==> flow/design.v <==
module sensor_if(input sens_active,reset,clk,output passed);
reg [255-1:0] shift_reg;
reg compleated,uninterupted;
  always @(posedge clk) begin
  if(~reset && sens_active && ~uninterupted)begin
      shift_reg <= {shift_reg[255-2:0], sens_active};
      if(shift_reg[255-1])begin
        uninterupted = 1;
        shift_reg <= 0;
      end
    end  
    if(~reset && uninterupted && ~sens_active)begin
      shift_reg <= {shift_reg[255-2:0], ~sens_active};
    end if(uninterupted && shift_reg[255-1] && ~sens_active) begin
      compleated = 1;
    end
    if(reset) begin
      shift_reg <= 0;
      compleated = 0;
      uninterupted = 0;
    end
  end
  assign passed = compleated;
endmodule
# --- Step by step through the tools: sensor_if ---
# Module sensor_if before and after one edit of its RTL, step after step.
# Lines under "before" count in the file above, lines under "after" in the edited file.
# "delta": "after" minus "before" as printed here. "rel_change_pct": 100 x difference / "before".
# Library cell names are shortened.
inputs:
  design: "sensor_if"
  clk_port: "clk"
  library: "sky130hd"
  lib_corner: "tt_025C_1v80"

# --- Diff ---
# The edit as a unified diff against the file above.
# The edited RTL no longer does the same as the RTL above: the edit was made by script, with no optimisation intended.
# begin of diff
@@ -5,5 +5,5 @@
   if(~reset && sens_active && ~uninterupted)begin
       shift_reg <= {shift_reg[255-2:0], sens_active};
-      if(shift_reg[255-1])begin
+      begin
         uninterupted = 1;
         shift_reg <= 0;
# end of diff

# --- Elaborated design ---
# Counts by Yosys on the flattened word-level netlist (proc, flatten, opt, wreduce; memories kept). Register bits leave out memories and registers merged into their read ports (data or address). Print and check cells are left out. Cells with the same type and inputs are merged into one.
classes:
  columns: ["element", "before", "after", "delta", "rel_change_pct"]
  rows:
  - ["reduce_and_logical", 7, 7, 0, 0.00]
  - ["n_logic", 3, 3, 0, 0.00]
  - ["n_mux", 5, 3, -2, -40.00]
op_table:
  columns: ["op", "before", "after", "delta", "rel_change_pct"]
  rows:
  - ["255-bit two-way mux", 3, 2, -1, -33.33]
  - ["1-bit two-way mux", 2, 1, -1, -50.00]
# Operator kinds equal on both sides are left out: 3.
bits:
  columns: ["element", "before", "after", "delta", "rel_change_pct"]
  rows:
  - ["register_bits", 257, 257, 0, 0.00]
  - ["wordCells", 18, 16, -2, -11.11]
  - ["inputBits", 3, 3, 0, 0.00]
  - ["out_inout_bits", 1, 1, 0, 0.00]

# --- Longest topological paths ---
# Yosys ltp: most cells in a row. Word level: on the elaborated netlist, between registers, memories and ports. Mapped: between sequential cells and ports; inverters and the memories' decode and read muxes count.
depth:
  columns: ["element", "before", "after", "delta", "rel_change_pct"]
  rows:
  - ["depth_word", 7, 7, 0, 0.00]
  - ["abc_area", "0", "0", null, null]
  - ["mapped_depth", 6, 6, 0, 0.00]
  - ["ltp_nobuf", 3, 3, 0, 0.00]

# --- Mapped cells and area ---
# Yosys stat after the flow's synthesis: flattened, memories mapped to cells. It holds for the ABC_AREA given above (unset counts as 0); a run with the other value may have another netlist.
mapped:
  columns: ["element", "before", "after", "delta", "rel_change_pct"]
  rows:
  - ["buffers", 113, 86, -27, -23.89]
  - ["ffs", 257, 257, 0, 0.00]
  - ["synth_area_mm2", 0.0092952, 0.0085232, -0.0007720, -8.31]
  - ["mapped_cells", 1143, 860, -283, -24.76]
  - ["sequential_area_mm2", 0.0051449, 0.0051449, 0.0000000, 0.00]
types:
  columns: ["type", "before", "after", "delta", "rel_change_pct"]
  rows:
  - ["nand2_1", 255, 0, -255, -100.00]
  - ["nor2_1", 3, 258, 255, 8500.00]
  - ["a21oi_1", 256, 2, -254, -99.22]
  - ["a22oi_1", 0, 254, 254, null]
  - ["o21ai_0", 154, 0, -154, -100.00]
  - ["o21ai_1", 100, 0, -100, -100.00]
  - ["clkbuf_1", 45, 30, -15, -33.33]
  - ["clkbuf_2", 13, 0, -13, -100.00]
  - ["buf_4", 2, 4, 2, 100.00]
  - ["buf_6", 12, 11, -1, -8.33]
  - ["a211oi_1", 1, 0, -1, -100.00]
  - ["and2b_1", 1, 0, -1, -100.00]
  - ["inv_1", 1, 0, -1, -100.00]
  - ["nor3b_2", 1, 0, -1, -100.00]
  - ["nand2b_1", 0, 1, 1, null]
  - ["nor2b_1", 0, 1, 1, null]
# Cell types equal on both sides are left out: 3.

# --- Timing after synthesis ---
# Source: OpenSTA report_checks on the synthesized netlist (no wires, ideal clock, input and output delay 20% of the period each), path of least setup slack; recovery checks are left aside. Register names are those of the netlist, which keeps one name where synthesis merged equal registers.
synth_path:
  columns: ["element", "before", "after", "delta", "rel_change_pct"]
  rows:
  - ["path_kind", "input port to flip-flop", "input port to flip-flop", null, null]
  - ["start", "input port reset", "input port reset", null, null]
  - ["end", "register shift_reg[202]", "register shift_reg[212]", null, null]
  - ["arrival_ns", 1.761, 1.776, 0.015, 0.85]
  - ["path_delay_ns", 0.893, 0.904, 0.011, 1.23]
  - ["setup_slack_ns", 3.107, 3.096, -0.011, null]
  - ["driving_pins", 4, 4, 0, 0.00]
  - ["tclk_ns", 5.0, 5.0, 0.0, 0.00]
  - ["setup_ns", 0.132, 0.128, -0.004, null]
  - ["synth_period_reached_ns", 1.893, 1.904, 0.011, 0.58]
# "path_delay_ns" is the arrival time less input delay plus setup time.
# "driving_pins": output pins that drive a net of the path, with the launching flip-flop's if there is one; two outputs of one cell count as two.
# "synth_period_reached_ns" = period - worst setup slack (recovery checks aside). The figure is calculated, with input and output delays left at 20% of the set period.
# Between the ends stands the longest chain of elaborated cells between them, by number of cells; it is not shown to be the way that was timed. Of several equally long chains one is given.
# A line is the first line of the expression or statement that the cell stems from. Yosys adds cells for indexed reads and writes and turns some case tables into memories.
# At most two assigning lines are given for a register; there are more.
synth_between_before:
  path_cell_list: "clkbuf_1 > clkbuf_1 > clkbuf_1 > a21oi_1"
  elab_chain_cells: 7
  cells_between: 9
  classes_between: "mux (3); logic (1); reduce/logical (5)"
synth_rtl_before:
  columns: ["element", "line_no", "text"]
  rows:
  - ["start: declaration", 1, "module sensor_if(input sens_active,reset,clk,output passed);"]
  - ["1-bit NOT", 5, "if(~reset && sens_active && ~uninterupted)begin"]
  - ["1-bit logical AND x2", 5, null]
  - ["1-bit two-way mux", 5, null]
  - ["1-bit logical AND x2", 12, "if(~reset && uninterupted && ~sens_active)begin"]
  - ["255-bit two-way mux", 12, null]
  - ["end: assignment", 6, "shift_reg <= {shift_reg[255-2:0], sens_active};"]
  - ["end: assignment", 13, "shift_reg <= {shift_reg[255-2:0], ~sens_active};"]
  - ["end: declaration", 2, "reg [255-1:0] shift_reg;"]
synth_between_after:
  path_cell_list: "clkbuf_1 > clkbuf_1 > clkbuf_1 > nor2_1"
  elab_chain_cells: 7
  cells_between: 9
  classes_between: "mux (3); logic (1); reduce/logical (5)"
synth_rtl_after:
  columns: ["element", "line_no", "text"]
  rows:
  - ["start: declaration", 1, "module sensor_if(input sens_active,reset,clk,output passed);"]
  - ["1-bit NOT", 5, "if(~reset && sens_active && ~uninterupted)begin"]
  - ["1-bit logical AND x2", 5, null]
  - ["1-bit two-way mux", 5, null]
  - ["1-bit logical AND x2", 12, "if(~reset && uninterupted && ~sens_active)begin"]
  - ["255-bit two-way mux", 12, null]
  - ["end: assignment", 6, "shift_reg <= {shift_reg[255-2:0], sens_active};"]
  - ["end: assignment", 13, "shift_reg <= {shift_reg[255-2:0], ~sens_active};"]
  - ["end: declaration", 2, "reg [255-1:0] shift_reg;"]

# --- Path in the finished layout ---
# From the final timing report of each run of set A: the path of least setup slack in the routed layout; clock arrival at registers is part of the times.
layout_path:
  columns: ["element", "before", "after", "delta", "rel_change_pct"]
  rows:
  - ["path_kind", "input port to flip-flop", "input port to flip-flop", null, null]
  - ["start", "input port sens_active", "input port sens_active", null, null]
  - ["end", "register shift_reg[199]", "register shift_reg[175]", null, null]
  - ["setup_ns", 0.07, 0.06, -0.01, null]
  - ["arrival_ns", 2.96, 3.03, 0.07, 2.36]
  - ["driving_pins", 6, 5, -1, -16.67]
  - ["setup_slack_ns", 2.48, 2.43, -0.05, null]
  - ["tclk_ns", 5.0, 5.0, 0.0, 0.00]
# Between the ends stands the longest chain of elaborated cells between them, by number of cells; it is not shown to be the way that was timed. Of several equally long chains one is given.
# At most two assigning lines are given for a register; there are more.
layout_between_before:
  path_cell_list: "clkdlybuf4s50_1 > nor3b_4 > buf_6 > buf_12 > o21ai_0 > a21oi_1"
  elab_chain_cells: 6
  cells_between: 9
  classes_between: "mux (3); logic (1); reduce/logical (5)"
layout_rtl_before:
  columns: ["element", "line_no", "text"]
  rows:
  - ["start: declaration", 1, "module sensor_if(input sens_active,reset,clk,output passed);"]
  - ["1-bit logical AND x2", 5, "if(~reset && sens_active && ~uninterupted)begin"]
  - ["1-bit two-way mux", 5, null]
  - ["1-bit logical AND x2", 12, "if(~reset && uninterupted && ~sens_active)begin"]
  - ["255-bit two-way mux", 12, null]
  - ["end: assignment", 6, "shift_reg <= {shift_reg[255-2:0], sens_active};"]
  - ["end: assignment", 13, "shift_reg <= {shift_reg[255-2:0], ~sens_active};"]
  - ["end: declaration", 2, "reg [255-1:0] shift_reg;"]
layout_between_after:
  path_cell_list: "clkdlybuf4s50_1 > nor2b_4 > buf_4 > a22oi_1 > nor2_1"
  elab_chain_cells: 6
  cells_between: 9
  classes_between: "mux (3); logic (1); reduce/logical (5)"
layout_rtl_after:
  columns: ["element", "line_no", "text"]
  rows:
  - ["start: declaration", 1, "module sensor_if(input sens_active,reset,clk,output passed);"]
  - ["1-bit logical AND x2", 5, "if(~reset && sens_active && ~uninterupted)begin"]
  - ["1-bit two-way mux", 5, null]
  - ["1-bit logical AND x2", 12, "if(~reset && uninterupted && ~sens_active)begin"]
  - ["255-bit two-way mux", 12, null]
  - ["end: assignment", 6, "shift_reg <= {shift_reg[255-2:0], sens_active};"]
  - ["end: assignment", 13, "shift_reg <= {shift_reg[255-2:0], ~sens_active};"]
  - ["end: declaration", 2, "reg [255-1:0] shift_reg;"]

# --- Flow runs ---
# Runs of the flow (Yosys, OpenROAD) on both versions; the two runs of a pair have the same settings. The constraints put input and output delay at 20% of the set period each and load the outputs with 0.01 pF.
settings_set_A:
  CORE_UTILIZATION: 40
  period_ns: 5.0
  CAP_MARGIN: 20
  CORE_MARGIN: 2
  SLEW_MARGIN: 20
results_set_A:
  columns: ["element", "before", "after", "delta", "rel_change_pct"]
  rows:
  - ["hold_ws_ns", 0.450, 0.476, 0.026, null]
  - ["cell_area_final_mm2", 0.0101748, 0.0095141, -0.0006607, -6.49]
  - ["tns_ns", 0.000, 0.000, 0.000, null]
  - ["layout_utilization_pct", 44.8, 45.4, 0.6, null]
  - ["synth_chip_area_mm2", 0.0092952, 0.0085232, -0.0007720, -8.31]
  - ["worst_setup_slack_ns", 2.484, 2.428, -0.056, null]
  - ["final_die_area_mm2", 0.0244735, 0.022491, -0.0019825, -8.10]
settings_set_B:
  ABC_AREA: 1
  CAP_MARGIN: 20
  CORE_ASPECT_RATIO: 1.05
  CORE_MARGIN: 10
  CORE_UTILIZATION: 64
  GPL_ROUTABILITY_DRIVEN: 1
  GPL_TIMING_DRIVEN: 0
  PLACE_DENSITY_LB_ADDON: 0.05
  TNS_END_PERCENT: 95
  period_ns: 1.68
  SLEW_MARGIN: 20
results_set_B:
  columns: ["element", "before", "after", "delta", "rel_change_pct"]
  rows:
  - ["hold_ws_ns", 0.185, 0.457, 0.272, null]
  - ["cell_area_final_mm2", 0.0175143, 0.0108767, -0.0066376, -37.90]
  - ["tns_ns", 0.000, 0.000, 0.000, null]
  - ["layout_utilization_pct", 72.5, 72.4, -0.1, null]
  - ["synth_chip_area_mm2", 0.0158264, 0.0097443, -0.0060821, -38.43]
  - ["worst_setup_slack_ns", 0.045, 0.188, 0.143, null]
  - ["final_die_area_mm2", 0.0314206, 0.0205631, -0.0108575, -34.56]
